==> flow/design.v <==
module bit_fifo #(parameter DEPTH = 768) (
	input clk,
	input reset,
	input din,
	input wr_en,
	input rd_en,
	output reg q,
	output empty,
	output full
);
	localparam AW = $clog2(DEPTH);
	localparam CW = $clog2(DEPTH+1);
	reg mem [0:DEPTH-1];
	reg [AW-1:0] wr_ptr;
	reg [AW-1:0] rd_ptr;
	reg [CW-1:0] count;
	wire do_wr = wr_en & ~full;
	wire do_rd = rd_en & ~empty;
	assign empty = (count == 0);
	assign full = (count == DEPTH);
	always @(posedge clk) begin
		if (do_wr)
			mem[wr_ptr] <= din;
	end
	always @(posedge clk) begin
		if (reset) begin
			wr_ptr <= 0;
			rd_ptr <= 0;
			count <= 0;
			q <= 0;
		end else begin
			if (do_wr)
				wr_ptr <= (wr_ptr == DEPTH-1) ? {AW{1'b0}} : wr_ptr + 1'b1;
			if (do_rd) begin
				q <= mem[rd_ptr];
				rd_ptr <= (rd_ptr == DEPTH-1) ? {AW{1'b0}} : rd_ptr + 1'b1;
			end
			if (do_wr & ~do_rd)
				count <= count + 1'b1;
			else if (do_rd & ~do_wr)
				count <= count - 1'b1;
		end
	end
endmodule
module ledDriver(input clk, input reset, output reg led, input data, input lastBit, input start, output finish, output reg read);
	reg running;
	reg resCounting;
	reg[4:0] count;
	always @(posedge clk) begin
		if (reset || ~running) begin
			count<=0;
		end else begin
			if (count!=24) begin
				count <= count + 1;
			end else begin
			 count <=0;
			end
		end
	end
  reg firstbit;
	always @(posedge clk) begin
	  if (reset) begin
	    running <= 0;
	    firstbit <= 1;	   
		read <= 0;
		resCounting <= 0;
	  end else begin
	    if (~running & start) begin
	      running <= 1;
	      firstbit <= 1;
	    end else if (running) begin
	      firstbit<=0;
	      if (lastBit && count==24) begin
	        running <= 0;
	        resCounting <= 1;	 
			read <= 0;
	      end else if (count==0 && ~firstbit) begin
			read <= 1;
	      end else read <= 0;
	    end else if (resCounting && finish) begin
	      resCounting <= 0;
	    end
	  end
	end
	always @(posedge clk) begin
		if (reset || ~running) begin
			led <= 0;
		end else begin
			if (count==0) begin
				led <= 1;
			end else if ( (count==8 && ~data) || (count==16 && data)) begin
				led<=0;
			end
		end
	end
	reg [10:0] resCounter;
	always @(posedge clk) begin
	  if (reset || ~resCounting) begin
	    resCounter<=0;
	  end else begin
	    resCounter <= resCounter+1;
	  end
	end
	assign finish = resCounter==11'h7FF;
endmodule
module ws2812_top(input clk, input reset, input spi_valid, input spi_data, output led);
	parameter NUM_LEDS = 32;
	localparam NUM_BITS = NUM_LEDS*24;
	reg switch;
	wire q1,q2;
	reg[12:0] writeCount;
	wire read;	
	wire write ;		   	   
	wire empty1, empty2;
	reg justSwitched;
	bit_fifo #(.DEPTH(NUM_BITS)) fifo1(
		.clk(clk),
		.reset(reset),
		.din(spi_data),
		.wr_en(spi_valid & ~switch & write),
		.rd_en(read & switch),
		.q(q1),
		.empty(empty1),
		.full()
	);	   
	bit_fifo #(.DEPTH(NUM_BITS)) fifo2(
		.clk(clk),
		.reset(reset),
		.din(spi_data),
		.wr_en(spi_valid & switch & write),
		.rd_en(read & ~switch),
		.q(q2),
		.empty(empty2),
		.full()
	);		  
	wire readData;
	assign readData = switch ? q1 : q2;
	wire empty;
	assign empty = switch ? empty1 : empty2;
	wire ledFinished;  
	wire readDriver;
	assign read = readDriver | justSwitched;
	ledDriver ledDriver_inst(
		.clk(clk),
		.reset(reset),
		.led(led),
		.data(readData),   
		.lastBit(empty),
		.start(justSwitched),
		.finish(ledFinished),
		.read(readDriver)				  
	);
	reg ledRealFinished;
	reg firstRun;
	always @(posedge clk) begin
		if (reset) begin
			firstRun <= 1;		 
			ledRealFinished <= 1;
		end else begin
			if (justSwitched) begin
				firstRun <= 0;				
			end
			if (ledFinished)
				ledRealFinished <= 1;
			else if (justSwitched)
				ledRealFinished <= 0;
		end
	end
	reg spiFinished;
	reg seenSwitch;
	assign write = ~spiFinished | (seenSwitch!=switch);	
	wire spiRealFinished;
	assign spiRealFinished = spiFinished & (seenSwitch==switch);
	always @(posedge clk) begin
		if (reset) begin 
			writeCount <= 0;
			spiFinished <= 0;
			seenSwitch <= 0;
		end else if (spi_valid) begin
			if (writeCount==NUM_BITS-1) begin   
				if (seenSwitch!=switch) begin
					writeCount <= 1;  
					spiFinished <= 0;
				end else begin
					spiFinished <= 1;
				end
			end else begin
				writeCount <= writeCount + 1;
				spiFinished <= 0;		 
				seenSwitch <= switch;
			end
		end
	end			 
	always @(posedge clk) begin
		if (reset) begin
			switch <= 0;			  
			justSwitched <= 0;
		end else begin	
			if ((firstRun | ledRealFinished) & spiRealFinished) begin
				switch <= ~switch;
				justSwitched <= 1;
			end else
				justSwitched <= 0;
		end
	end	
endmodule
* Reports on ws2812_top *
What the tools print for ws2812_top, step after step.
Lines are those of the file above, counted from 1.
Library cell names are shortened.
The mark n/a stands for no value.

set-up
  design top = ws2812_top
  clock port = clk
  cell library = sky130hd
  library corner = tt_025C_1v80

* Elaborated design *
Yosys after proc, flatten, opt, wreduce and memory -nomap, before mapping. Memory bits, and registers merged into a memory's read port (data or address), are not among the register bits. Print and check cells are not counted. Equal cells are merged and count once.
Memory sizes are those after Yosys's memory passes, which may raise the word count (mostly to a power of two), join words into wider ones and drop unused or constant bits.

cells by class
  add/subtract/negate cells = 11
  eq/ne operators = 16
  mux-type cells = 31
  bitwise gates (word level) = 37
  reduce/logical cells = 22

operators with widths
  operator                                        count
  2-to-1 mux 10 bit                               10
  adder 10 x 1 -> 10 bit with constant B          6
  equality test 10 bit with constant B            6
  2-to-1 mux 13 bit                               2
  subtractor 10 x 1 -> 10 bit with constant B     2
  zero test 10 bit                                2
  2-to-1 mux 1 bit                                19
  AND 1 bit                                       17
  NOT 1 bit                                       17
  adder 13 x 1 -> 13 bit with constant B          1
  equality test 13 x 10 -> 1 bit with constant B  1
  adder 11 x 1 -> 11 bit with constant B          1
  equality test 11 bit with constant B            1
  equality test 5 bit with constant B             2
  nonzero test 2 bit                              4
  AND reduction 2 bit                             3
  OR reduction 2 bit                              3
  logical AND 1 bit                               5
  adder 5 x 1 -> 5 bit with constant B            1
  equality test 5 x 4 -> 1 bit with constant B    1
  inequality test 5 bit with constant B           1
  zero test 5 bit                                 1
  OR 1 bit                                        3
  logical OR 1 bit                                3
  AND reduction 3 bit                             1
  inequality test 2 x 1 -> 1 bit with constant B  1
  inequality test 2 bit with constant B           1
  equality test 1 bit                             1
  inequality test 1 bit                           1

bit counts
  bits in registers = 100
  RAM bits = 1536
  word width x clocked read ports = 2
  memory cells = 2
  input port bits = 4
  word-level cells = 139

memories
  memory     depth  bits a word  read ports  write ports  line  RTL
  fifo1.mem  768    1            1           1            13    reg mem [0:DEPTH-1];
  fifo2.mem  768    1            1           1            13

* Logic depth *
Depth = most cells in a row (Yosys ltp): at word level without a register or memory, in the mapped netlist without a sequential cell, where the memories' decode and read muxes count.

logic depth
  depth in word-level cells = 8
  ABC_AREA = 1
  gate-level depth with buffers = 23
  mapped depth without buffers = 22

* Synthesis result *
The flow's flattened synthesis, as Yosys stat reports it; memories are mapped. The netlist is that of the ABC_AREA named above (0 if unset); the other value can give another one.

cell types
  cell type  count  area in all (um2)
  edfxtp_1   1536   4.61E+04
  nor2_1     2298   8.63E+03
  nand2_1    1481   5.56E+03
  nand3_1    703    3.52E+03
  o21ai_0    467    2.34E+03
  dfxtp_1    102    2.04E+03
  clkbuf_1   330    1.24E+03
  inv_1      307    1.15E+03
  buf_2      200    1000.96
  o211ai_1   81     608.083
  a21oi_1    114    570.547
  ha_1       32     400.384
  buf_4      39     292.781
  nor3_1     40     200.192
  xor2_1     17     148.893
  buf_6      13     146.39
  buf_1      29     108.854
  nand4_1    14     87.584

Not listed: further types 40, cells in them 129.

mapped netlist
  mapped cells = 7932
  mapped area = 75200.9 um2
  area of sequential cells = 48166.2 um2
  flip-flops = 1638

* Timing after synthesis *
Path of least setup slack by OpenSTA after synthesis, without wires, with an ideal clock, recovery checks aside; 20% of the period is set as input and as output delay. Where synthesis merged equal registers, the netlist keeps one of their names.

timing path post-synthesis
  path kind = in2reg
  from = in spi_valid
  to = reg fifo2.count[7]
  clock period = 48.9 ns
  time at the first pin = 9.780 ns
  arrival time = 11.985 ns
  setup slack = 36.800 ns
  path delay = 2.320 ns
  stages = 16
  buffers on the path = 1
  synthesis period reached = 12.1 ns

"path delay" = arrival - input delay + setup time.
"stages": output pins that drive a net of the path, with the launching flip-flop's if there is one; two outputs of one cell count as two.
"synthesis period reached" = period - worst setup slack (recovery checks aside). The figure is calculated, with input and output delays left at 20% of the set period.
The rows between start and end are the longest chain of elaborated cells between them; the timing report does not say that the signal goes this way. Where chains are equally long, one stands for them.
Each line given opens the expression or statement behind the cell; cells for indexed reads and writes are added by Yosys, which also makes memories of some case tables.
A register here has more assigning lines than the two given.

between the ends, post-synthesis
  cell sequence = nand3_1 inv_1 nand2_1 buf_6 inv_2 ha_1 inv_1 ha_1 a21o_1 a31oi_1 o21ai_0 a21oi_1 o21ai_0 xor2_1 o21ai_0 inv_1
  cells in the longest elaborated chain = 7

RTL lines, path post-synthesis
  element            line  RTL
  from (decl)        106   module ws2812_top(input clk, input reset, input spi_valid, input spi_data, output led);
  AND 1 bit x2       130   .wr_en(spi_valid & switch & write),
  AND 1 bit          17    wire do_wr = wr_en & ~full;
  NOT 1 bit          40    else if (do_rd & ~do_wr)
  AND 1 bit          40
  2-to-1 mux 10 bit  40
  2-to-1 mux 10 bit  38    if (do_wr & ~do_rd)
  to (assign)        39    count <= count + 1'b1;
  to (assign)        41    count <= count - 1'b1;
  to (decl)          16    reg [CW-1:0] count;

Some nets on the timed path still bear RTL names; the line given drives or declares the net.

nets with RTL names, path post-synthesis
  signal       line
  fifo2.do_wr  17

* Worst path after layout *
Path of least setup slack in the final report of stored run 1 (OpenROAD, finished layout, wires in). Where an end is a register, its clock arrival counts in the times.

timing path post-layout
  path kind = in2reg
  from = in spi_valid
  to = reg fifo2.count[7]
  clock period = 9.57 ns
  time at the first pin = 1.91 ns
  arrival time = 5.67 ns
  setup slack = 4.60 ns
  stages = 16
  buffers on the path = 1

The rows between start and end are the longest chain of elaborated cells between them; the timing report does not say that the signal goes this way. Where chains are equally long, one stands for them.
A register here has more assigning lines than the two given.

between the ends, post-layout
  cell sequence = clkdlybuf4s50_1 nand3_1 inv_1 nand2_1 inv_2 ha_1 inv_1 ha_1 a21o_1 a31oi_1 o21ai_0 a21oi_1 o21ai_0 xor2_1 o21ai_0 inv_1
  cells in the longest elaborated chain = 7

RTL lines, path post-layout
  element            line  RTL
  from (decl)        106   module ws2812_top(input clk, input reset, input spi_valid, input spi_data, output led);
  AND 1 bit x2       130   .wr_en(spi_valid & switch & write),
  AND 1 bit          17    wire do_wr = wr_en & ~full;
  NOT 1 bit          40    else if (do_rd & ~do_wr)
  AND 1 bit          40
  2-to-1 mux 10 bit  40
  2-to-1 mux 10 bit  38    if (do_wr & ~do_rd)
  to (assign)        39    count <= count + 1'b1;
  to (assign)        41    count <= count - 1'b1;
  to (decl)          16    reg [CW-1:0] count;

Some nets on the timed path still bear RTL names; the line given drives or declares the net.

nets with RTL names, path post-layout
  signal       line
  fifo2.do_wr  17

--- measured runs ---
ws2812_top through Yosys and OpenROAD on sky130hd: 6 stored runs, unordered, with their settings and measured results. The constraints put input and output delay at 20% of the set period each and load the outputs with 0.01 pF.
"achieved clock period (ns)": clock period set for the run, less the worst setup slack. It is reckoned from that one timing run; input and output delays stay at 20% of the period that was set.
By "worst setup path time (ns)" is meant the share of the clock period that the worst setup path is allowed (20% is reserved at inputs, 20% at outputs), minus its slack. Clock arrival times at its registers enter into it.
"finish__power__total" is the tool's figure for a default switching activity; nothing was simulated.

settings of stored run 1
{
  "ABC_AREA": 1,
  "CAP_MARGIN": 25,
  "CELL_PAD_IN_SITES_DETAIL_PLACEMENT": 0,
  "CORE_UTILIZATION": 45,
  "CTS_CLUSTER_DIAMETER": 290,
  "GPL_TIMING_DRIVEN": 1,
  "PLACE_DENSITY": 0.6,
  "SLEW_MARGIN": 0,
  "period_ns": 9.57,
  "CORE_MARGIN": 2
}
report of stored run 1
yosys chip area after synthesis (um^2): 75200.9
finish__design__die__area: 170400.0
finish__design__instance__area__stdcell: 82027.4
finish__design__instance__utilization: 0.4922
finish__timing__setup__ws: 4.603
finish__timing__setup__tns: 0.000
finish__timing__hold__ws: 0.442
finish__power__total: 1.493e-02
achieved clock period (ns): 4.967
worst setup path time (ns): 3.05
worst setup path kind: in2reg

settings of stored run 2
{
  "CORE_UTILIZATION": 45,
  "PLACE_DENSITY": 0.6,
  "SETUP_SLACK_MARGIN": 1.96,
  "period_ns": 13.5,
  "CAP_MARGIN": 20,
  "CORE_MARGIN": 2,
  "SLEW_MARGIN": 20
}
report of stored run 2
yosys chip area after synthesis (um^2): 71454.8
finish__design__die__area: 161990.0
finish__design__instance__area__stdcell: 78846.9
finish__design__instance__utilization: 0.4990
finish__timing__setup__ws: 7.086
finish__timing__setup__tns: 0.000
finish__timing__hold__ws: 0.451
finish__power__total: 1.030e-02
achieved clock period (ns): 6.414
worst setup path time (ns): 3.71
worst setup path kind: in2reg

settings of stored run 3
{
  "CAP_MARGIN": 30,
  "CELL_PAD_IN_SITES_DETAIL_PLACEMENT": 0,
  "CELL_PAD_IN_SITES_GLOBAL_PLACEMENT": 3,
  "CORE_ASPECT_RATIO": 0.94,
  "CORE_MARGIN": 8,
  "CORE_UTILIZATION": 54,
  "GPL_ROUTABILITY_DRIVEN": 1,
  "HOLD_SLACK_MARGIN": 0.06,
  "MAX_ROUTING_LAYER": "met5",
  "MIN_ROUTING_LAYER": "met2",
  "PLACE_DENSITY_LB_ADDON": 0.2,
  "SETUP_SLACK_MARGIN": 3.36,
  "SLEW_MARGIN": 10,
  "period_ns": 23.0
}
report of stored run 3
yosys chip area after synthesis (um^2): 71454.8
finish__design__die__area: 144226.0
finish__design__instance__area__stdcell: 78768.0
finish__design__instance__utilization: 0.5988
finish__timing__setup__ws: 14.657
finish__timing__setup__tns: 0.000
finish__timing__hold__ws: 0.446
finish__power__total: 6.044e-03
achieved clock period (ns): 8.343
worst setup path time (ns): 3.74
worst setup path kind: in2reg

settings of stored run 4
{
  "CELL_PAD_IN_SITES_GLOBAL_PLACEMENT": 3,
  "CORE_MARGIN": 6,
  "CORE_UTILIZATION": 69,
  "CTS_CLUSTER_DIAMETER": 230,
  "GPL_ROUTABILITY_DRIVEN": 0,
  "GPL_TIMING_DRIVEN": 0,
  "MAX_ROUTING_LAYER": "met4",
  "MIN_ROUTING_LAYER": "met2",
  "PLACE_DENSITY_LB_ADDON": 0.01,
  "TNS_END_PERCENT": 10,
  "period_ns": 14.5,
  "CAP_MARGIN": 20,
  "SLEW_MARGIN": 20
}
report of stored run 4: did not finish, place, FLW-0024

settings of stored run 5
{
  "CAP_MARGIN": 30,
  "CELL_PAD_IN_SITES_DETAIL_PLACEMENT": 0,
  "CELL_PAD_IN_SITES_GLOBAL_PLACEMENT": 3,
  "CORE_ASPECT_RATIO": 0.94,
  "CORE_MARGIN": 8,
  "CORE_UTILIZATION": 54,
  "GPL_ROUTABILITY_DRIVEN": 1,
  "HOLD_SLACK_MARGIN": 0.06,
  "MAX_ROUTING_LAYER": "met4",
  "MIN_ROUTING_LAYER": "met1",
  "PLACE_DENSITY_LB_ADDON": 0.2,
  "SETUP_SLACK_MARGIN": 3.36,
  "SLEW_MARGIN": 10,
  "period_ns": 23.0
}
report of stored run 5
yosys chip area after synthesis (um^2): 71454.8
finish__design__die__area: 144226.0
finish__design__instance__area__stdcell: 78699.2
finish__design__instance__utilization: 0.5983
finish__timing__setup__ws: 14.637
finish__timing__setup__tns: 0.000
finish__timing__hold__ws: 0.444
finish__power__total: 5.980e-03
achieved clock period (ns): 8.363
worst setup path time (ns): 3.76
worst setup path kind: in2reg

settings of stored run 6
{
  "ABC_AREA": 1,
  "CAP_MARGIN": 25,
  "CELL_PAD_IN_SITES_DETAIL_PLACEMENT": 1,
  "CORE_UTILIZATION": 45,
  "CTS_CLUSTER_DIAMETER": 290,
  "GPL_TIMING_DRIVEN": 0,
  "PLACE_DENSITY": 0.6,
  "period_ns": 9.57,
  "CORE_MARGIN": 2,
  "SLEW_MARGIN": 20
}
report of stored run 6
yosys chip area after synthesis (um^2): 75200.9
finish__design__die__area: 170400.0
finish__design__instance__area__stdcell: 84312.1
finish__design__instance__utilization: 0.5059
finish__timing__setup__ws: 4.890
finish__timing__setup__tns: 0.000
finish__timing__hold__ws: 0.456
finish__power__total: 1.546e-02
achieved clock period (ns): 4.680
worst setup path time (ns): 2.77
worst setup path kind: in2reg
--- end ---
